==> flow/design.v <==
module life16(
    input clk,
    input load,
    input [255:0] data,
    output reg [255:0] q);
reg [3:0] sum;    
always @(posedge clk) begin
    if (load) begin q <= data; end
    else begin
        for (integer count = 0 ; count < 256 ; count++) begin
        if (count == 0) begin
            sum = q[1] + q[15] + q[16] + q[17] + q[31] + q[240] + q[241] +  q[255]; 
        end else if (count == 15) begin
            sum = q[14] + q[16] + q[0] + q[31] + q[240] + q[254] + q[30]  + q[255];
        end else if (count == 240) begin
            sum = q[0] + q[1] + q[15] + q[239] + q[241] + q[224] + q[225] + q[255];
        end else if (count == 255) begin
            sum = q[0] + q[14] +  q[15] + q[224] + q[238] + q[240] + q[239] + q[254];
        end else if (count > 0 && count < 15) begin
            sum = q[count -1] + q[count +1] + q[count +16] + q[count +15] + q[count +17] + q[count + 240] + q[count +239] + q[count +241];
        end else if (count % 16 == 0) begin 
            sum = q[count -1] + q[count +1] + q[count +15] + q[count +16] + q[count +17] + q[count -15] + q[count -16] + q[count +31];
        end else if (count % 16 == 15)  begin
            sum = q[count -1] + q[count +1] + q[count +15] + q[count -15]  + q[count +16] + q[count -16] + q[count -17]  + q[count -31];
        end else if (count > 240 && count < 255) begin
            sum = q[count -1] + q[count +1] + q[count - 15] + q[count - 16] + q[count - 17] + q[count - 240] + q[count - 241] + q[count - 239];
        end else begin
            sum = q[count -1] + q[count +1] + q[count -15] + q[count -16]  + q[count -17] + q[count +15] + q[count +16] + q[count +17];
        end
        if ((sum == 0 || sum == 1) || (sum >= 4)) begin
         	q[count] <= 0;
    	end else if (sum == 3) begin
         	q[count] <= 1;
    	end
    end
    end
end
endmodule
# Tool chain data of life16
# What the tools print for life16, step after step.
# Lines are those of the file above, counted from 1.
# Operators: Yosys type, input widths -> output width; for muxes data width and select width s.
# Cell names lack the library's common part.
# The mark - stands for no value.
[design]
design = "life16"
clock_port = "clk"
lib = "sky130hd"
corner = "tt_025C_1v80"

# Elaborated design
# Yosys after proc, flatten, opt, wreduce and memory -nomap, before mapping. Memory bits, and registers merged into a memory's read port (data or address), are not among the register bits. Print and check cells are not counted. Equal cells are merged and count once.
[op_classes]
add_sub_neg = 1792
multipliers = 0
n_div = 0
compare = 256
n_eq = 512
shift = 0
mux = 1024
bitwise = 0
n_reduce_logical = 1024
[op_table]
columns = ["operator", "n"]
rows = [
  ["$add 4x1->4", 1024],
  ["$add 3x1->4", 256],
  ["$eq 4x1->1 const B", 256],
  ["$eq 4x2->1 const B", 256],
  ["$ge 4x3->1 const B", 256],
  ["$logic_not 4->1", 256],
  ["$mux 4", 256],
  ["$add 2x1->3", 256],
  ["$reduce_bool 3->1", 256],
  ["$mux 1", 768],
  ["$add 1x1->2", 256],
  ["$logic_or 1x1->1", 512],
]
[word_totals]
regBits = 256
latchBits = 0
ramBits = 0
romBits = 0
clocked_rd_ports_x_width = 0
n_memories = 0
inputBits = 258
out_inout_bits = 256
elab_cells = 4864

# Longest topological paths
# Depth = most cells in a row (Yosys ltp): at word level without a register or memory, in the mapped netlist without a sequential cell, where the memories' decode and read muxes count.
[depth]
depth_word = 13
abc_area = 0
ltp_mapped = 11
depth_no_buf = 11

# Synthesis result
# Yosys stat after the flow's synthesis: flattened, memories mapped to cells. It holds for the ABC_AREA given above (unset counts as 0); a run with the other value may have another netlist.
[types]
columns = ["cell_type", "n", "type_area_um2"]
rows = [
  ["fa_1", 1023, 2.05E+04],
  ["ha_1", 768, 9.61E+03],
  ["edfxtp_1", 256, 7.69E+03],
  ["inv_1", 2047, 7.68E+03],
  ["mux2i_1", 256, 2.56E+03],
  ["nor4b_1", 256, 2242.15],
  ["nor3b_1", 250, 1876.8],
  ["or3_1", 256, 1.6E+03],
  ["a21oi_1", 250, 1251.2],
  ["nand2_1", 256, 960.922],
  ["buf_6", 45, 506.736],
  ["buf_4", 7, 52.55],
  ["a22oi_1", 6, 45.043],
  ["nor2_1", 6, 22.522],
  ["clkbuf_1", 5, 18.768],
]
[mapped]
mapped_cells = 5687
synth_area_mm2 = 0.0566005
seqArea_mm2 = 0.0076874
ff_cells = 256
buf_cells = 57

# Worst setup path after synthesis
# OpenSTA on the mapped netlist: ideal clock, no wires. The path of least setup slack (recovery checks aside). Input and output delay are each 20% of the period. Register names are those of the netlist, which keeps one name where synthesis merged equal registers.
[synth_timing]
path_kind = "reg-to-reg"
from = "register q[33]"
to = "register q[34]"
period_ns = 5.0
setup_ns = 0.254
t_first_pin_ns = 0.000
arrival_time_ns = 3.587
required_time_ns = 4.746
path_slack_ns = 1.159
delay_ns = 3.841
path_stages = 12
path_buffers = 0
period_less_setup_slack_ns = 3.841
# "delay_ns" is the arrival time less input delay plus setup time.
# "path_stages": output pins that drive a net of the path, with the launching flip-flop's if there is one; two outputs of one cell count as two.
# "period_less_setup_slack_ns" = period - worst setup slack (recovery checks aside). The figure is calculated, with input and output delays left at 20% of the set period.
# Between the ends stands the longest chain of elaborated cells between them, by number of cells; it is not shown to be the way that was timed. Of several equally long chains one is given.
# A line is the first line of the expression or statement that the cell stems from. Yosys adds cells for indexed reads and writes and turns some case tables into memories.
# At most two assigning lines are given for a register; there are more.
# Only ways into the end's enable, where the timed path ends, are counted here.
[synth_between]
path_cell_list = "edfxtp_1 -> inv_1 -> fa_1 -> fa_1 -> fa_1 -> inv_1 -> ha_1 -> inv_1 -> fa_1 -> nor4b_1 -> a22oi_1 -> or3_1"
elab_chain_cells = 12
cells_between = 15
cone_lines = 4
cone_classes = "7 x add/sub; 1 x compare; 2 x eq/ne; 1 x mux; 4 x reduce/logical"
[synth_rtl]
columns = ["element", "line", "source"]
rows = [
  ["start: declaration", 5, "output reg [255:0] q);"],
  ["start: assignment", 8, "if (load) begin q <= data; end"],
  ["start: assignment", 31, "q[count] <= 0;"],
  ["$add 1x1->2", 28, "sum = q[count -1] + q[count +1] + q[count -15] + q[count -16]  + q[count -17] + q[count +15] + q[count +16] + ..."],
  ["$add 2x1->3", 28, ""],
  ["$add 3x1->4", 28, ""],
  ["$add 4x1->4 x4", 28, ""],
  ["$mux 4", 8, ""],
  ["$logic_not 4->1", 30, "if ((sum == 0 || sum == 1) || (sum >= 4)) begin"],
  ["$logic_or 1x1->1 x2", 30, ""],
  ["$reduce_bool 3->1", "-", ""],
  ["end: assignment", 8, ""],
  ["end: assignment", 31, ""],
  ["end: declaration", 5, ""],
]

# Worst path after layout
# From the final timing report of flow run 1: the path of least setup slack in the routed layout; clock arrival at registers is part of the times.
[layout_timing]
path_kind = "reg-to-reg"
from = "register q[33]"
to = "register q[32]"
period_ns = 3.53
setup_ns = 0.24
t_first_pin_ns = 0.59
arrival_time_ns = 4.29
required_time_ns = 3.88
path_slack_ns = -0.40
path_stages = 13
path_buffers = 1
# Between the ends stands the longest chain of elaborated cells between them, by number of cells; it is not shown to be the way that was timed. Of several equally long chains one is given.
# At most two assigning lines are given for a register; there are more.
# Only ways into the end's enable, where the timed path ends, are counted here.
[layout_between]
path_cell_list = "edfxtp_1 -> clkinvlp_4 -> buf_12 -> fa_1 -> fa_1 -> fa_1 -> inv_2 -> ha_4 -> inv_2 -> fa_1 -> nor4b_2 -> a21oi_1 -> or3_1"
elab_chain_cells = 12
cells_between = 15
cone_lines = 4
cone_classes = "7 x add/sub; 1 x compare; 2 x eq/ne; 1 x mux; 4 x reduce/logical"
[layout_rtl]
columns = ["element", "line", "source"]
rows = [
  ["start: declaration", 5, "output reg [255:0] q);"],
  ["start: assignment", 8, "if (load) begin q <= data; end"],
  ["start: assignment", 31, "q[count] <= 0;"],
  ["$add 1x1->2", 22, "sum = q[count -1] + q[count +1] + q[count +15] + q[count +16] + q[count +17] + q[count -15] + q[count -16] + q ..."],
  ["$add 2x1->3", 22, ""],
  ["$add 3x1->4", 22, ""],
  ["$add 4x1->4 x4", 22, ""],
  ["$mux 4", 8, ""],
  ["$logic_not 4->1", 30, "if ((sum == 0 || sum == 1) || (sum >= 4)) begin"],
  ["$logic_or 1x1->1 x2", 30, ""],
  ["$reduce_bool 3->1", "-", ""],
  ["end: assignment", 8, ""],
  ["end: assignment", 31, ""],
  ["end: declaration", 5, ""],
]

# 6 stored runs of life16 in the flow (synthesis by Yosys, layout by OpenROAD, sky130hd cells), in arbitrary order. Constraints: input delay and output delay 20% of the set period each, output load 0.01 pF.
# "achieved_clock_period_ns" means the clock period less the worst setup slack. The figure is calculated, with input and output delays left at 20% of the set period.
# "worst_path_time_ns": the worst setup path's part of the clock period (all of it between registers, 20% less for each end at a port) less its slack. A launch clock that arrives late makes it longer, a capture clock that arrives late makes it shorter.

[[run]]
name = "flow run 1"
[run.settings]
CAP_MARGIN = 20
CELL_PAD_IN_SITES_GLOBAL_PLACEMENT = 0
CORE_ASPECT_RATIO = 1.7
CORE_UTILIZATION = 55
CTS_CLUSTER_SIZE = 34
GPL_TIMING_DRIVEN = 1
SLEW_MARGIN = 0
period_ns = 3.53
CORE_MARGIN = 2
[run.results]
ws_hold_ns = 0.673
setup_tns_ns = -61.213
setup_worst_slack_ns = -0.404
achieved_clock_period_ns = 3.934
dieArea_mm2 = 0.105583
final_stdcell_area_mm2 = 0.077896
post_synth_area_mm2 = 0.0566005
worst_path_time_ns = 3.93
timing.worst_path_kind = "reg-to-reg"

[[run]]
name = "flow run 2"
[run.settings]
ABC_AREA = 1
CAP_MARGIN = 20
CELL_PAD_IN_SITES_DETAIL_PLACEMENT = 1
CELL_PAD_IN_SITES_GLOBAL_PLACEMENT = 1
CORE_ASPECT_RATIO = 1.71
CORE_MARGIN = 7
CORE_UTILIZATION = 26
CTS_CLUSTER_DIAMETER = 334
GPL_TIMING_DRIVEN = 0
HOLD_SLACK_MARGIN = 0.27
MAX_ROUTING_LAYER = "met4"
MIN_ROUTING_LAYER = "met1"
SETUP_SLACK_MARGIN = 0.35
SLEW_MARGIN = 15
period_ns = 5.0
[run.results]
setup_tns_ns = 0.000
post_synth_area_mm2 = 0.0586763
achieved_clock_period_ns = 4.239
setup_worst_slack_ns = 0.761
dieArea_mm2 = 0.239657
worst_path_time_ns = 4.24
timing.worst_path_kind = "reg-to-reg"
ws_hold_ns = 0.733
final_stdcell_area_mm2 = 0.0688698

[[run]]
name = "flow run 3"
[run.settings]
CAP_MARGIN = 20
CELL_PAD_IN_SITES_GLOBAL_PLACEMENT = 0
CORE_ASPECT_RATIO = 1.7
CORE_UTILIZATION = 55
CTS_CLUSTER_SIZE = 87
GPL_TIMING_DRIVEN = 1
HOLD_SLACK_MARGIN = 0.15
SLEW_MARGIN = 0
TNS_END_PERCENT = 55
period_ns = 3.53
CORE_MARGIN = 2
[run.results]
setup_worst_slack_ns = -0.394
setup_tns_ns = -66.808
post_synth_area_mm2 = 0.0566005
final_stdcell_area_mm2 = 0.0769188
worst_path_time_ns = 3.92
timing.worst_path_kind = "reg-to-reg"
achieved_clock_period_ns = 3.924
ws_hold_ns = 0.701
dieArea_mm2 = 0.105583

[[run]]
name = "flow run 4"
[run.settings]
CAP_MARGIN = 5
CELL_PAD_IN_SITES_GLOBAL_PLACEMENT = 2
CORE_ASPECT_RATIO = 1.17
CORE_UTILIZATION = 63
CTS_CLUSTER_DIAMETER = 169
CTS_CLUSTER_SIZE = 52
GPL_ROUTABILITY_DRIVEN = 0
MAX_ROUTING_LAYER = "met4"
PLACE_DENSITY_LB_ADDON = 0.15
SETUP_SLACK_MARGIN = 0.49
SLEW_MARGIN = 10
TNS_END_PERCENT = 45
period_ns = 5.14
CORE_MARGIN = 2
[run.results]
outcome = "did not finish, placement stopped with FLW-0024"

[[run]]
name = "flow run 5"
[run.settings]
CAP_MARGIN = 25
CELL_PAD_IN_SITES_GLOBAL_PLACEMENT = 2
CORE_ASPECT_RATIO = 1.7
CORE_UTILIZATION = 55
CTS_CLUSTER_SIZE = 87
GPL_ROUTABILITY_DRIVEN = 0
GPL_TIMING_DRIVEN = 1
HOLD_SLACK_MARGIN = 0.15
MAX_ROUTING_LAYER = "met4"
PLACE_DENSITY_LB_ADDON = 0.3
SLEW_MARGIN = 0
TNS_END_PERCENT = 85
period_ns = 6.25
CORE_MARGIN = 2
[run.results]
setup_tns_ns = 0.000
worst_path_time_ns = 4.78
timing.worst_path_kind = "reg-to-reg"
post_synth_area_mm2 = 0.0566005
achieved_clock_period_ns = 4.784
ws_hold_ns = 0.739
dieArea_mm2 = 0.105583
final_stdcell_area_mm2 = 0.0640627
setup_worst_slack_ns = 1.466

[[run]]
name = "flow run 6"
[run.settings]
ABC_AREA = 1
CAP_MARGIN = 20
CELL_PAD_IN_SITES_DETAIL_PLACEMENT = 1
CORE_ASPECT_RATIO = 1.71
CORE_MARGIN = 7
CORE_UTILIZATION = 26
CTS_CLUSTER_DIAMETER = 334
GPL_TIMING_DRIVEN = 0
HOLD_SLACK_MARGIN = 0.27
MAX_ROUTING_LAYER = "met5"
MIN_ROUTING_LAYER = "met1"
SETUP_SLACK_MARGIN = -0.07
SLEW_MARGIN = 15
period_ns = 5.0
[run.results]
setup_tns_ns = 0.000
achieved_clock_period_ns = 4.242
dieArea_mm2 = 0.239657
worst_path_time_ns = 4.24
timing.worst_path_kind = "reg-to-reg"
final_stdcell_area_mm2 = 0.0688185
post_synth_area_mm2 = 0.0586763
setup_worst_slack_ns = 0.758
ws_hold_ns = 0.751
